==> flow/design.v <==
module cordic_pipelined #(
    parameter MODE                    = 0,      
    parameter STAGES                  = 16,
    parameter CORDIC_WIDTH            = 16,
    parameter CORDIC_INTERNAL_WIDTH   = 20,
    parameter SFIXED_ZERO             = 32'd0,
    parameter SFIXED_PI               = 32'h3243F6A8,
    parameter SFIXED_PI_OVER_2        = 32'h1921FB54,
    parameter SFIXED_TWO_PI           = 32'h6487ED51
)(
    input  wire                                clk,
    input  wire                                rst,
    input  wire                                valid_in,
    input  wire  signed [CORDIC_WIDTH-1:0]      x_in,
    input  wire  signed [CORDIC_WIDTH-1:0]      y_in,
    input  wire  signed [CORDIC_INTERNAL_WIDTH-1:0] z_in,
    output reg                                 valid_out,
    output wire signed [CORDIC_WIDTH-1:0]      x_out,
    output wire signed [CORDIC_WIDTH-1:0]      y_out,
    output wire signed [CORDIC_WIDTH-1:0]      z_out
);
    wire signed [31:0] ANGLES [0:31];
    assign ANGLES[0]  = 32'h0000C90F;
    assign ANGLES[1]  = 32'h000076B1;
    assign ANGLES[2]  = 32'h00003EB6;
    assign ANGLES[3]  = 32'h00001FD5;
    assign ANGLES[4]  = 32'h00000FFA;
	 assign ANGLES[5]  = 32'h000007FF;
    assign ANGLES[6]  = 32'h000003FF;
    assign ANGLES[7]  = 32'h000001FF;
    assign ANGLES[8]  = 32'h000000FF;
    assign ANGLES[9]  = 32'h0000007F;
    assign ANGLES[10] = 32'h0000003F;
    assign ANGLES[11] = 32'h0000001F;
	  assign ANGLES[12] = 32'h0000000F;
    assign ANGLES[13] = 32'h00000007;
    assign ANGLES[14] = 32'h00000003;
    assign ANGLES[15] = 32'h00000001;
    assign ANGLES[16] = 32'h00000000;
    assign ANGLES[17] = 32'h00000000;
    assign ANGLES[18] = 32'h00000000;
	  assign ANGLES[19] = 32'h00000000;
    assign ANGLES[20] = 32'h00000000;
    assign ANGLES[21] = 32'h00000000;
    assign ANGLES[22] = 32'h00000000;
    assign ANGLES[23] = 32'h00000000;
    assign ANGLES[24] = 32'h00000000;
    assign ANGLES[25] = 32'h00000000;
    assign ANGLES[26] = 32'h00000000;
    assign ANGLES[27] = 32'h00000000;
	  assign ANGLES[28] = 32'h00000000;
    assign ANGLES[29] = 32'h00000000;
    assign ANGLES[30] = 32'h00000000;
    assign ANGLES[31] = 32'h00000000;
	  reg signed [CORDIC_INTERNAL_WIDTH-1:0] x_pipe [0:STAGES];
    reg signed [CORDIC_INTERNAL_WIDTH-1:0] y_pipe [0:STAGES];
    reg signed [CORDIC_INTERNAL_WIDTH-1:0] z_pipe [0:STAGES];
    reg [1:0]  quadrant_stages [0:STAGES];
    reg        valid_pipe      [0:STAGES];
    reg signed [CORDIC_INTERNAL_WIDTH-1:0] x_corrected,y_corrected,z_wrapped;
    localparam [31:0] PI_SH         = SFIXED_PI        >> 12;
    localparam [31:0] PI_OVER_2_SH  = SFIXED_PI_OVER_2 >> 12;
    localparam [31:0] TWO_PI_SH     = SFIXED_TWO_PI    >> 12;
    localparam signed [CORDIC_INTERNAL_WIDTH-1:0] Z_ZERO      = 0;
    localparam signed [CORDIC_INTERNAL_WIDTH-1:0] Z_PI        = PI_SH[CORDIC_INTERNAL_WIDTH-1:0];
    localparam signed [CORDIC_INTERNAL_WIDTH-1:0] Z_PI_OVER_2 = PI_OVER_2_SH[CORDIC_INTERNAL_WIDTH-1:0];
    localparam signed [CORDIC_INTERNAL_WIDTH-1:0] Z_TWO_PI    = TWO_PI_SH[CORDIC_INTERNAL_WIDTH-1:0];
    always @(posedge clk) begin
      if (rst) begin
         x_pipe[0] <= 0; y_pipe[0] <= 0; z_pipe[0] <= 0;
         quadrant_stages[0] <= 2'b00;
         valid_pipe[0] <= 0;
      end else begin
         z_wrapped = z_in;
         if (z_wrapped >  Z_PI)   z_wrapped =  z_wrapped-Z_TWO_PI;
         else if (z_wrapped <= -Z_PI) z_wrapped =  z_wrapped+Z_TWO_PI;
         if((z_wrapped>=Z_ZERO)&&(z_wrapped<=Z_PI_OVER_2)) begin
            quadrant_stages[0]<=2'b00;  z_pipe[0]<=z_wrapped;
         end
			else if((z_wrapped>Z_PI_OVER_2)&&((z_wrapped<=Z_PI)||(z_wrapped>= -Z_PI_OVER_2))) begin
            quadrant_stages[0]<=2'b01;  z_pipe[0]<=Z_PI-z_wrapped;
         end
         else if((z_wrapped<Z_ZERO)&&(z_wrapped>=-Z_PI_OVER_2)) begin
            quadrant_stages[0]<=2'b11;  z_pipe[0]<= -z_wrapped;
         end
			else begin
            quadrant_stages[0]<=2'b10;  z_pipe[0]<= -(Z_PI+z_wrapped);
         end
         x_pipe[0] <= {{(CORDIC_INTERNAL_WIDTH-CORDIC_WIDTH){x_in[CORDIC_WIDTH-1]}},x_in};
         y_pipe[0] <= {{(CORDIC_INTERNAL_WIDTH-CORDIC_WIDTH){y_in[CORDIC_WIDTH-1]}},y_in};
         valid_pipe[0] <= valid_in;
      end
   end
   genvar i;
   generate
      for (i=0; i<STAGES; i=i+1) begin : STAGES_GEN
         reg signed [CORDIC_INTERNAL_WIDTH-1:0] angle, dx, dy;
         reg sigma;
         always @(posedge clk) begin
           angle = ANGLES[i];
           sigma = (MODE==0) ? z_pipe[i][CORDIC_INTERNAL_WIDTH-1] : y_pipe[i][CORDIC_INTERNAL_WIDTH-1];
            dx    = (y_pipe[i] >>> i);
            dy    = (x_pipe[i] >>> i);
            if (sigma==0) begin
               x_pipe[i+1] <= x_pipe[i] - dx;
               y_pipe[i+1] <= y_pipe[i] + dy;
               z_pipe[i+1] <= z_pipe[i] - angle;
            end else begin
              x_pipe[i+1] <= x_pipe[i] + dx;
               y_pipe[i+1] <= y_pipe[i] - dy;
               z_pipe[i+1] <= z_pipe[i] + angle;
            end
            valid_pipe[i+1]      <= rst ? 1'b0 : valid_pipe[i];
            quadrant_stages[i+1] <= quadrant_stages[i];
         end
      end
   endgenerate
	 always @(posedge clk) begin
      case(quadrant_stages[STAGES])
         2'b00:  begin x_corrected <=  x_pipe[STAGES]; y_corrected <= y_pipe[STAGES]; end
         2'b11:  begin x_corrected <=  x_pipe[STAGES]; y_corrected <= -y_pipe[STAGES];end
         default:begin x_corrected <= -x_pipe[STAGES]; y_corrected <=  y_pipe[STAGES];end
      endcase
      valid_out <= rst ? 1'b0 : valid_pipe[STAGES];
   end
   assign x_out = x_corrected[CORDIC_WIDTH-1:0];
   assign y_out = y_corrected[CORDIC_WIDTH-1:0];
   assign z_out = z_pipe[STAGES][CORDIC_WIDTH-1:0];
endmodule
module cordic_oscillator #(
    parameter SFIXED_WIDTH = 32,            
    parameter CORDIC_WIDTH = 16,            
    parameter SFIXED_TWO_PI = 32'h6487ED51,          
    parameter SFIXED_ZERO   = 32'd0,
    parameter CORDIC_GAIN   = 16'h26DD           
	 )(
    input  wire                      clk,
    input  wire                      rst,
    input  wire                      ce,
    input  wire signed [SFIXED_WIDTH-1:0] tuning_word,
    output wire signed [CORDIC_WIDTH-1:0] sin_out,
    output wire signed [CORDIC_WIDTH-1:0] cos_out,
    output wire                      valid_out
);
    reg signed [SFIXED_WIDTH-1:0] phase_acc;
    reg signed [SFIXED_WIDTH-1:0] next_phase;
    localparam signed [SFIXED_WIDTH-1:0] TWO_PI_S = SFIXED_TWO_PI;
    always @(posedge clk) begin
        if (rst) begin
            phase_acc <= {SFIXED_WIDTH{1'b0}};
        end
		  else if (ce) begin
            next_phase = phase_acc + tuning_word;
            if (next_phase >= TWO_PI_S)
                phase_acc <= next_phase - TWO_PI_S;
            else if (next_phase < 0)
                phase_acc <= next_phase + TWO_PI_S;
            else
                phase_acc <= next_phase;
        end
    end
    wire signed [CORDIC_WIDTH-1:0] x_fixed  = CORDIC_GAIN;   
    wire signed [CORDIC_WIDTH-1:0] y_fixed  = {CORDIC_WIDTH{1'b0}};
    wire signed [CORDIC_WIDTH-1:0] x_out;
    wire signed [CORDIC_WIDTH-1:0] y_out;
    wire        valid_pipe;
	 cordic_pipelined cordic_inst (
        .clk       (clk),
        .rst       (rst),
        .x_in      (x_fixed),
        .y_in      (y_fixed),
        .z_in      (phase_acc[31:12]),
        .x_out     (x_out),
        .y_out     (y_out),
        .z_out     (),           
        .valid_in  (1'b1),
        .valid_out (valid_pipe)
    );
    assign sin_out   = y_out;
    assign cos_out   = x_out;
    assign valid_out = valid_pipe;
endmodule
# Reports on cordic_oscillator
# Module cordic_oscillator before and after one edit of its RTL, step after step.
# "before" refers to lines of the RTL above, "after" to lines of the edited file.
# "diff" is "after" less "before", of the values as shown; "rel_change_pct" is that difference over "before", in percent.
# Cell names lack the library's common part.
# The mark - stands for no value.
dict set report design {
  top_module {cordic_oscillator}
  clock {clk}
  cell_library {sky130hd}
  pvt_corner {tt_025C_1v80}
}

# Edit of the RTL
# The edit as a unified diff against the file above.
# This change comes from a script, not from a designer. The edited design behaves differently; no optimisation was intended.
# begin of diff
@@ -165,4 +165,7 @@
     wire signed [CORDIC_WIDTH-1:0] y_out;
     wire        valid_pipe;
+	 wire signed [CORDIC_WIDTH-1:0] x_out_a, x_out_b;
+	 wire valid_pipe_a, valid_pipe_b;
+	 wire signed [CORDIC_WIDTH-1:0] y_out_a, y_out_b;
 	 cordic_pipelined cordic_inst (
         .clk       (clk),
@@ -171,10 +174,16 @@
         .y_in      (y_fixed),
         .z_in      (phase_acc[31:12]),
-        .x_out     (x_out),
-        .y_out     (y_out),
+        .x_out     (x_out_a),
+        .y_out     (y_out_a),
         .z_out     (),           
         .valid_in  (1'b1),
-        .valid_out (valid_pipe)
+        .valid_out (valid_pipe_a)
     );
+	 cordic_pipelined cordic_inst_b (.clk(clk), .rst(rst), .x_in(x_fixed), .y_in(y_fixed),
+	     .z_in(~(phase_acc[31:12])), .x_out(x_out_b), .y_out(y_out_b), .valid_in(1'b1),
+	     .valid_out(valid_pipe_b));
+	 assign x_out = x_out_a ^ x_out_b;
+	 assign valid_pipe = valid_pipe_a ^ valid_pipe_b;
+	 assign y_out = y_out_a ^ y_out_b;
     assign sin_out   = y_out;
     assign cos_out   = x_out;
# end of diff

# Word level
# Source: Yosys, flattened and elaborated. Widths are those after wreduce. Registers that Yosys merges into a memory's read port (data or address) are not register bits. Print and check cells do not count. Equal cells are merged and count once.
# element before after diff rel_change_pct
set op_classes {}
lappend op_classes {n_eq 1 2 1 100.00}
lappend op_classes {n_mux 60 115 55 91.67}
lappend op_classes {n_reduce_logical 8 16 8 100.00}
lappend op_classes {add_sub_neg 102 200 98 96.08}
lappend op_classes {bitwise 0 3 3 -}
lappend op_classes {cmp 10 18 8 80.00}
# cell before after diff rel_change_pct
set ops {}
lappend ops {{20-bit 2-to-1 mux} 50 100 50 100.00}
lappend ops {{16-bit 2-to-1 mux} 4 8 4 100.00}
lappend ops {{20-bit by 14-bit adder with 20-bit output} 3 6 3 100.00}
lappend ops {{1-bit logical AND} 3 6 3 100.00}
lappend ops {{20-bit by 14-bit subtractor with 20-bit output} 3 6 3 100.00}
lappend ops {{16-bit by 5-bit adder with 16-bit output} 2 4 2 100.00}
lappend ops {{20-bit by 10-bit adder with 20-bit output} 2 4 2 100.00}
lappend ops {{20-bit by 11-bit adder with 20-bit output} 2 4 2 100.00}
lappend ops {{20-bit by 12-bit adder with 20-bit output} 2 4 2 100.00}
lappend ops {{20-bit by 13-bit adder with 20-bit output} 2 4 2 100.00}
lappend ops {{20-bit by 15-bit adder with 20-bit output} 2 4 2 100.00}
lappend ops {{20-bit by 16-bit adder with 20-bit output} 2 4 2 100.00}
lappend ops {{20-bit by 17-bit adder with 20-bit output} 2 4 2 100.00}
lappend ops {{20-bit by 18-bit adder with 20-bit output} 2 4 2 100.00}
lappend ops {{20-bit by 6-bit adder with 20-bit output} 2 4 2 100.00}
lappend ops {{20-bit by 7-bit adder with 20-bit output} 2 4 2 100.00}
lappend ops {{20-bit by 8-bit adder with 20-bit output} 2 4 2 100.00}
lappend ops {{20-bit by 9-bit adder with 20-bit output} 2 4 2 100.00}
lappend ops {{20-bit by 19-bit less-or-equal comparator with 1-bit output with constant B} 2 4 2 100.00}
lappend ops {{16-bit negator} 2 4 2 100.00}
lappend ops {{20-bit negator} 2 4 2 100.00}
lappend ops {{2-bit OR reduction} 2 4 2 100.00}
lappend ops {{16-bit by 5-bit subtractor with 16-bit output} 2 4 2 100.00}
lappend ops {{20-bit by 10-bit subtractor with 20-bit output} 2 4 2 100.00}
lappend ops {{20-bit by 11-bit subtractor with 20-bit output} 2 4 2 100.00}
lappend ops {{20-bit by 12-bit subtractor with 20-bit output} 2 4 2 100.00}
lappend ops {{20-bit by 13-bit subtractor with 20-bit output} 2 4 2 100.00}
lappend ops {{20-bit by 15-bit subtractor with 20-bit output} 2 4 2 100.00}
# Unchanged operator kinds not shown: 8.
# The list need not be complete.
# element before after diff rel_change_pct
set bits {}
lappend bits {reg_bits 1076 2056 980 91.08}
lappend bits {out_inout_bits 33 33 0 0.00}
lappend bits {in_bits 35 35 0 0.00}
lappend bits {elab_cells 269 491 222 82.53}

# Logic depth
# Depth = most cells in a row (Yosys ltp): at word level without a register or memory, in the mapped netlist without a sequential cell, where the memories' decode and read muxes count.
# element before after diff rel_change_pct
set depth {}
lappend depth {depth_word 9 10 1 11.11}
lappend depth {ABC_AREA 0 0 - -}
lappend depth {mapped_depth 18 19 1 5.56}
lappend depth {depth_no_buf 18 18 0 0.00}

# Synthesis result
# Source: synth_stat.txt of the flow (Yosys; design flattened, memories mapped). It holds for the ABC_AREA given above (unset counts as 0); a run with the other value may have another netlist.
# element before after diff rel_change_pct
set synth_totals {}
lappend synth_totals {ff_cells 1011 1953 942 93.18}
lappend synth_totals {mapped_cells 7932 15430 7498 94.53}
lappend synth_totals {buf_cells 135 219 84 62.22}
lappend synth_totals {synth_area_um2 68643.3 132932.5 64289.2 93.66}
lappend synth_totals {sequential_area_um2 20239.4 39097.5 18858.1 93.18}
# cell before after diff rel_change_pct
set types {}
lappend types {dfxtp_1 1011 1953 942 93.18}
lappend types {ha_1 914 1793 879 96.17}
lappend types {a21oi_1 599 1289 690 115.19}
lappend types {xnor2_1 704 1382 678 96.31}
lappend types {nor2_1 729 1376 647 88.75}
lappend types {inv_1 403 940 537 133.25}
lappend types {nand2_1 390 805 415 106.41}
lappend types {nor3_1 354 672 318 89.83}
lappend types {o21ai_0 445 728 283 63.60}
lappend types {xor2_1 331 555 224 67.67}
lappend types {nand3_1 150 332 182 121.33}
lappend types {a21boi_0 52 206 154 296.15}
lappend types {or3_1 43 197 154 358.14}
lappend types {o21a_1 93 231 138 148.39}
lappend types {a21o_1 230 346 116 50.43}
lappend types {and3_1 55 167 112 203.64}
lappend types {nand2b_1 61 155 94 154.10}
lappend types {o21bai_1 94 178 84 89.36}
# Unchanged cell types not shown: 8.
# The list need not be complete.
# By module: a second synthesis without flattening, with its own total; a netlist apart from the flattened one above.
# element before after diff rel_change_pct
set hier_totals {}
lappend hier_totals {hier_cells 8889 16953 8064 90.72}
lappend hier_totals {hier_area_um2 75862.8 146815.8 70953.0 93.53}
# Each row is one instance without its submodules.
# mod seq_area_um2 n_cells mod_area_um2 instances
set by_module_before {}
lappend by_module_before {cordic_pipelined 21500.6 8236 71128.2 1}
lappend by_module_before {cordic_oscillator 640.6 653 4734.5 1}
# mod seq_area_um2 n_cells mod_area_um2 instances
set by_module_after {}
lappend by_module_after {cordic_pipelined 21500.6 8126 70869.2 2}
lappend by_module_after {cordic_oscillator 640.6 701 5077.4 1}

# Timing after synthesis
# OpenSTA on the mapped netlist: ideal clock, no wires. The path of least setup slack (recovery checks aside). Input and output delay are each 20% of the period. Register names are those of the netlist, which keeps one name where synthesis merged equal registers.
# element before after diff rel_change_pct
set synth_timing {}
lappend synth_timing {path_type {input port to flip-flop} {input port to flip-flop} - -}
lappend synth_timing {startpoint {in (no name shown)} {in (no name shown)} - -}
lappend synth_timing {endpoint {reg phase_acc[22]} {reg phase_acc[3]} - -}
lappend synth_timing {path_buffers 1 2 1 100.00}
lappend synth_timing {input_delay_ns 1.100 1.100 0.000 0.00}
lappend synth_timing {tclk_ns 5.5 5.5 0.0 0.00}
lappend synth_timing {arrival_time_ns 4.574 4.873 0.299 6.54}
lappend synth_timing {launch_ns 1.100 1.100 0.000 0.00}
lappend synth_timing {delay_ns 3.603 3.895 0.292 8.10}
lappend synth_timing {path_slack_ns 0.798 0.505 -0.293 -}
lappend synth_timing {setup_ns 0.129 0.122 -0.007 -}
lappend synth_timing {required_ns 5.371 5.378 0.007 0.13}
lappend synth_timing {stages 15 16 1 6.67}
lappend synth_timing {period_less_setup_slack_ns 4.702 4.995 0.293 6.23}
# "delay_ns" = arrival - input delay + setup time.
# "stages" counts driving pins, that of a launching flip-flop among them; a cell with two outputs on the path counts twice.
# "period_less_setup_slack_ns" = period - worst setup slack (recovery checks aside). The figure is calculated, with input and output delays left at 20% of the set period.
# The rows between start and end are the longest chain of elaborated cells between them; the timing report does not say that the signal goes this way. Where chains are equally long, one stands for them.
# A line is the first line of the expression or statement that the cell stems from. Yosys adds cells for indexed reads and writes and turns some case tables into memories.
# A register here has more assigning lines than the two given.
dict set report synth_between_before {
  path_cell_list {ha_1 -> fa_1 -> a21oi_1 -> o2111ai_1 -> and3_1 -> o211ai_1 -> a31oi_2 -> a41oi_1 -> xnor2_1 -> or2_2 -> o311a_1 -> buf_2 -> a31oi_1 -> xor2_1 -> o21ai_0}
  elab_chain_cells 4
  cells_between 7
  lines_between 5
  classes_between {3 x add/sub; 2 x compare; 2 x mux}
}
# element line
set synth_rtl_before {}
lappend synth_rtl_before {{from (decl)} 140}
lappend synth_rtl_before {{32-bit adder} 153}
lappend synth_rtl_before {{32-bit adder} 157} ;# phase_acc <= next_phase + TWO_PI_S;
lappend synth_rtl_before {{32-bit 2-to-1 mux} 156} ;# else if (next_phase < 0)
lappend synth_rtl_before {{32-bit 2-to-1 mux} 154} ;# if (next_phase >= TWO_PI_S)
lappend synth_rtl_before {{to (assign)} 155} ;# phase_acc <= next_phase - TWO_PI_S;
lappend synth_rtl_before {{to (assign)} 157}
lappend synth_rtl_before {{to (decl)} 145} ;# reg signed [SFIXED_WIDTH-1:0] phase_acc;
dict set report synth_between_after {
  path_cell_list {ha_1 -> fa_1 -> buf_2 -> a211oi_2 -> o21ai_1 -> a311oi_2 -> nor3b_1 -> a211o_1 -> nor4_4 -> nand4_1 -> a211o_1 -> a211o_1 -> buf_6 -> o22a_1 -> and3_1 -> a311o_1}
  elab_chain_cells 4
  cells_between 7
  lines_between 5
  classes_between {3 x add/sub; 2 x compare; 2 x mux}
}
# element line
set synth_rtl_after {}
lappend synth_rtl_after {{from (decl)} 140}
lappend synth_rtl_after {{32-bit adder} 153}
lappend synth_rtl_after {{32-bit adder} 157} ;# phase_acc <= next_phase + TWO_PI_S;
lappend synth_rtl_after {{32-bit 2-to-1 mux} 156} ;# else if (next_phase < 0)
lappend synth_rtl_after {{32-bit 2-to-1 mux} 154} ;# if (next_phase >= TWO_PI_S)
lappend synth_rtl_after {{to (assign)} 155} ;# phase_acc <= next_phase - TWO_PI_S;
lappend synth_rtl_after {{to (assign)} 157}
lappend synth_rtl_after {{to (decl)} 145} ;# reg signed [SFIXED_WIDTH-1:0] phase_acc;

# Path in the finished layout
# From the final timing report of the runs of pair 1: the path of least setup slack in the routed layout; clock arrival at registers is part of the times.
# element before after diff rel_change_pct
set layout_timing {}
lappend layout_timing {path_type {flip-flop to flip-flop} {flip-flop to flip-flop} - -}
lappend layout_timing {startpoint {reg phase_acc[22]} {reg phase_acc[18]} - -}
lappend layout_timing {endpoint {reg cordic_inst.z_pipe[0][3]} {reg cordic_inst.z_pipe[0][10]} - -}
lappend layout_timing {setup_ns 0.08 0.11 0.03 -}
lappend layout_timing {arrival_time_ns 5.60 5.67 0.07 1.25}
lappend layout_timing {required_ns 6.17 6.23 0.06 0.97}
lappend layout_timing {path_slack_ns 0.57 0.56 -0.01 -}
lappend layout_timing {stages 13 17 4 30.77}
lappend layout_timing {path_buffers 1 0 -1 -100.00}
lappend layout_timing {tclk_ns 5.5 5.5 0.0 0.00}
lappend layout_timing {launch_ns 0.74 0.86 0.12 16.22}
# The rows between start and end are the longest chain of elaborated cells between them; the timing report does not say that the signal goes this way. Where chains are equally long, one stands for them.
# A register here has more assigning lines than the two given.
dict set report layout_between_before {
  path_cell_list {dfxtp_1 -> o41ai_2 -> a32oi_1 -> a21oi_1 -> a2111oi_4 -> ha_1 -> and3_1 -> o2111ai_1 -> o2bb2ai_2 -> buf_4 -> a21oi_1 -> or3_1 -> a21oi_1}
  elab_chain_cells 9
  cells_between 24
  classes_between {6 x add/sub; 8 x compare; 6 x mux; 4 x reduce/logical}
}
# element line
set layout_rtl_before {}
lappend layout_rtl_before {{from (decl)} 145} ;# reg signed [SFIXED_WIDTH-1:0] phase_acc;
lappend layout_rtl_before {{from (assign)} 155} ;# phase_acc <= next_phase - TWO_PI_S;
lappend layout_rtl_before {{from (assign)} 157} ;# phase_acc <= next_phase + TWO_PI_S;
lappend layout_rtl_before {{20-bit by 19-bit less-or-equal comparator with 1-bit output} 76} ;# else if (z_wrapped <= -Z_PI) z_wrapped =  z_wrapped+Z_TWO_PI;
lappend layout_rtl_before {{20-bit 2-to-1 mux} 76}
lappend layout_rtl_before {{20-bit 2-to-1 mux} 75} ;# if (z_wrapped >  Z_PI)   z_wrapped =  z_wrapped-Z_TWO_PI;
lappend layout_rtl_before {{20-bit 2-to-1 mux} 69} ;# if (rst) begin
lappend layout_rtl_before {{19-bit by 20-bit adder with 20-bit output} 87} ;# quadrant_stages[0]<=2'b10;  z_pipe[0]<= -(Z_PI+z_wrapped);
lappend layout_rtl_before {{20-bit negator} 87}
lappend layout_rtl_before {{20-bit 2-to-1 mux} 83} ;# else if((z_wrapped<Z_ZERO)&&(z_wrapped>=-Z_PI_OVER_2)) begin
lappend layout_rtl_before {{20-bit 2-to-1 mux} 80} ;# else if((z_wrapped>Z_PI_OVER_2)&&((z_wrapped<=Z_PI)||(z_wrapped>= -Z_PI_OVER_2))) begin
lappend layout_rtl_before {{20-bit 2-to-1 mux} 77} ;# if((z_wrapped>=Z_ZERO)&&(z_wrapped<=Z_PI_OVER_2)) begin
lappend layout_rtl_before {{to (assign)} 78} ;# quadrant_stages[0]<=2'b00;  z_pipe[0]<=z_wrapped;
lappend layout_rtl_before {{to (assign)} 81} ;# quadrant_stages[0]<=2'b01;  z_pipe[0]<=Z_PI-z_wrapped;
lappend layout_rtl_before {{to (decl)} 57} ;# reg signed [CORDIC_INTERNAL_WIDTH-1:0] z_pipe [0:STAGES];
dict set report layout_between_after {
  path_cell_list {dfxtp_1 -> a41oi_1 -> or2_1 -> o21ai_1 -> a21oi_2 -> nor2_1 -> xnor2_1 -> inv_1 -> ha_1 -> nand2b_1 -> a21oi_1 -> a221oi_1 -> o21bai_1 -> a21oi_2 -> a211oi_1 -> a2111oi_1 -> mux2_2}
  elab_chain_cells 9
  cells_between 24
  classes_between {6 x add/sub; 8 x compare; 6 x mux; 4 x reduce/logical}
}
# element line
set layout_rtl_after {}
lappend layout_rtl_after {{from (decl)} 145} ;# reg signed [SFIXED_WIDTH-1:0] phase_acc;
lappend layout_rtl_after {{from (assign)} 155} ;# phase_acc <= next_phase - TWO_PI_S;
lappend layout_rtl_after {{from (assign)} 157} ;# phase_acc <= next_phase + TWO_PI_S;
lappend layout_rtl_after {{20-bit by 19-bit less-or-equal comparator with 1-bit output} 76} ;# else if (z_wrapped <= -Z_PI) z_wrapped =  z_wrapped+Z_TWO_PI;
lappend layout_rtl_after {{20-bit 2-to-1 mux} 76}
lappend layout_rtl_after {{20-bit 2-to-1 mux} 75} ;# if (z_wrapped >  Z_PI)   z_wrapped =  z_wrapped-Z_TWO_PI;
lappend layout_rtl_after {{20-bit 2-to-1 mux} 69} ;# if (rst) begin
lappend layout_rtl_after {{19-bit by 20-bit adder with 20-bit output} 87} ;# quadrant_stages[0]<=2'b10;  z_pipe[0]<= -(Z_PI+z_wrapped);
lappend layout_rtl_after {{20-bit negator} 87}
lappend layout_rtl_after {{20-bit 2-to-1 mux} 83} ;# else if((z_wrapped<Z_ZERO)&&(z_wrapped>=-Z_PI_OVER_2)) begin
lappend layout_rtl_after {{20-bit 2-to-1 mux} 80} ;# else if((z_wrapped>Z_PI_OVER_2)&&((z_wrapped<=Z_PI)||(z_wrapped>= -Z_PI_OVER_2))) begin
lappend layout_rtl_after {{20-bit 2-to-1 mux} 77} ;# if((z_wrapped>=Z_ZERO)&&(z_wrapped<=Z_PI_OVER_2)) begin
lappend layout_rtl_after {{to (assign)} 78} ;# quadrant_stages[0]<=2'b00;  z_pipe[0]<=z_wrapped;
lappend layout_rtl_after {{to (assign)} 81} ;# quadrant_stages[0]<=2'b01;  z_pipe[0]<=Z_PI-z_wrapped;
lappend layout_rtl_after {{to (decl)} 57} ;# reg signed [CORDIC_INTERNAL_WIDTH-1:0] z_pipe [0:STAGES];

# Flow runs
# Runs of the flow (Yosys, OpenROAD) on both versions; the two runs of a pair have the same settings. The constraints put input and output delay at 20% of the set period each and load the outputs with 0.01 pF.
dict set report settings_pair_1 {
  period_ns 5.5
  CAP_MARGIN 20
  CORE_MARGIN 2
  CORE_UTILIZATION 40
  SLEW_MARGIN 20
}
# element before after diff rel_change_pct
set results_pair_1 {}
lappend results_pair_1 {utilization_pct 44.8 44.7 -0.1 -}
lappend results_pair_1 {die_um2 174937.0 336957.0 162020.0 92.62}
lappend results_pair_1 {final_setup_ws_ns 0.574 0.562 -0.012 -}
lappend results_pair_1 {achieved_clock_period_ns 4.926 4.938 0.012 0.24}
lappend results_pair_1 {post_route_stdcell_area_um2 76636.0 147585.0 70949.0 92.58}
lappend results_pair_1 {synthArea_um2 68643.3 132932.5 64289.2 93.66}
lappend results_pair_1 {worst_hold_slack_ns 0.325 0.294 -0.031 -}
lappend results_pair_1 {final_setup_tns_ns 0.000 0.000 0.000 -}
dict set report settings_pair_2 {
  CELL_PAD_IN_SITES_GLOBAL_PLACEMENT 1
  CORE_MARGIN 7
  CORE_UTILIZATION 57
  CTS_CLUSTER_DIAMETER 214
  GPL_ROUTABILITY_DRIVEN 1
  PLACE_DENSITY 0.71
  SETUP_SLACK_MARGIN 0.78
  SLEW_MARGIN 40
  period_ns 4.69
  CAP_MARGIN 20
}
# element before after diff rel_change_pct
set results_pair_2 {}
lappend results_pair_2 {utilization_pct 67.3 65.1 -2.2 -}
lappend results_pair_2 {die_um2 130339.0 246934.0 116595.0 89.46}
lappend results_pair_2 {final_setup_ws_ns 0.745 0.359 -0.386 -}
lappend results_pair_2 {achieved_clock_period_ns 3.945 4.331 0.386 9.78}
lappend results_pair_2 {post_route_stdcell_area_um2 80567.3 151344.0 70776.7 87.85}
lappend results_pair_2 {synthArea_um2 68643.3 132932.5 64289.2 93.66}
lappend results_pair_2 {worst_hold_slack_ns 0.323 0.295 -0.028 -}
lappend results_pair_2 {final_setup_tns_ns 0.000 0.000 0.000 -}
# By "achieved_clock_period_ns" is meant the clock period of the run minus its worst setup slack. This is arithmetic on one report: input and output delays are still those of the set period (20% each).
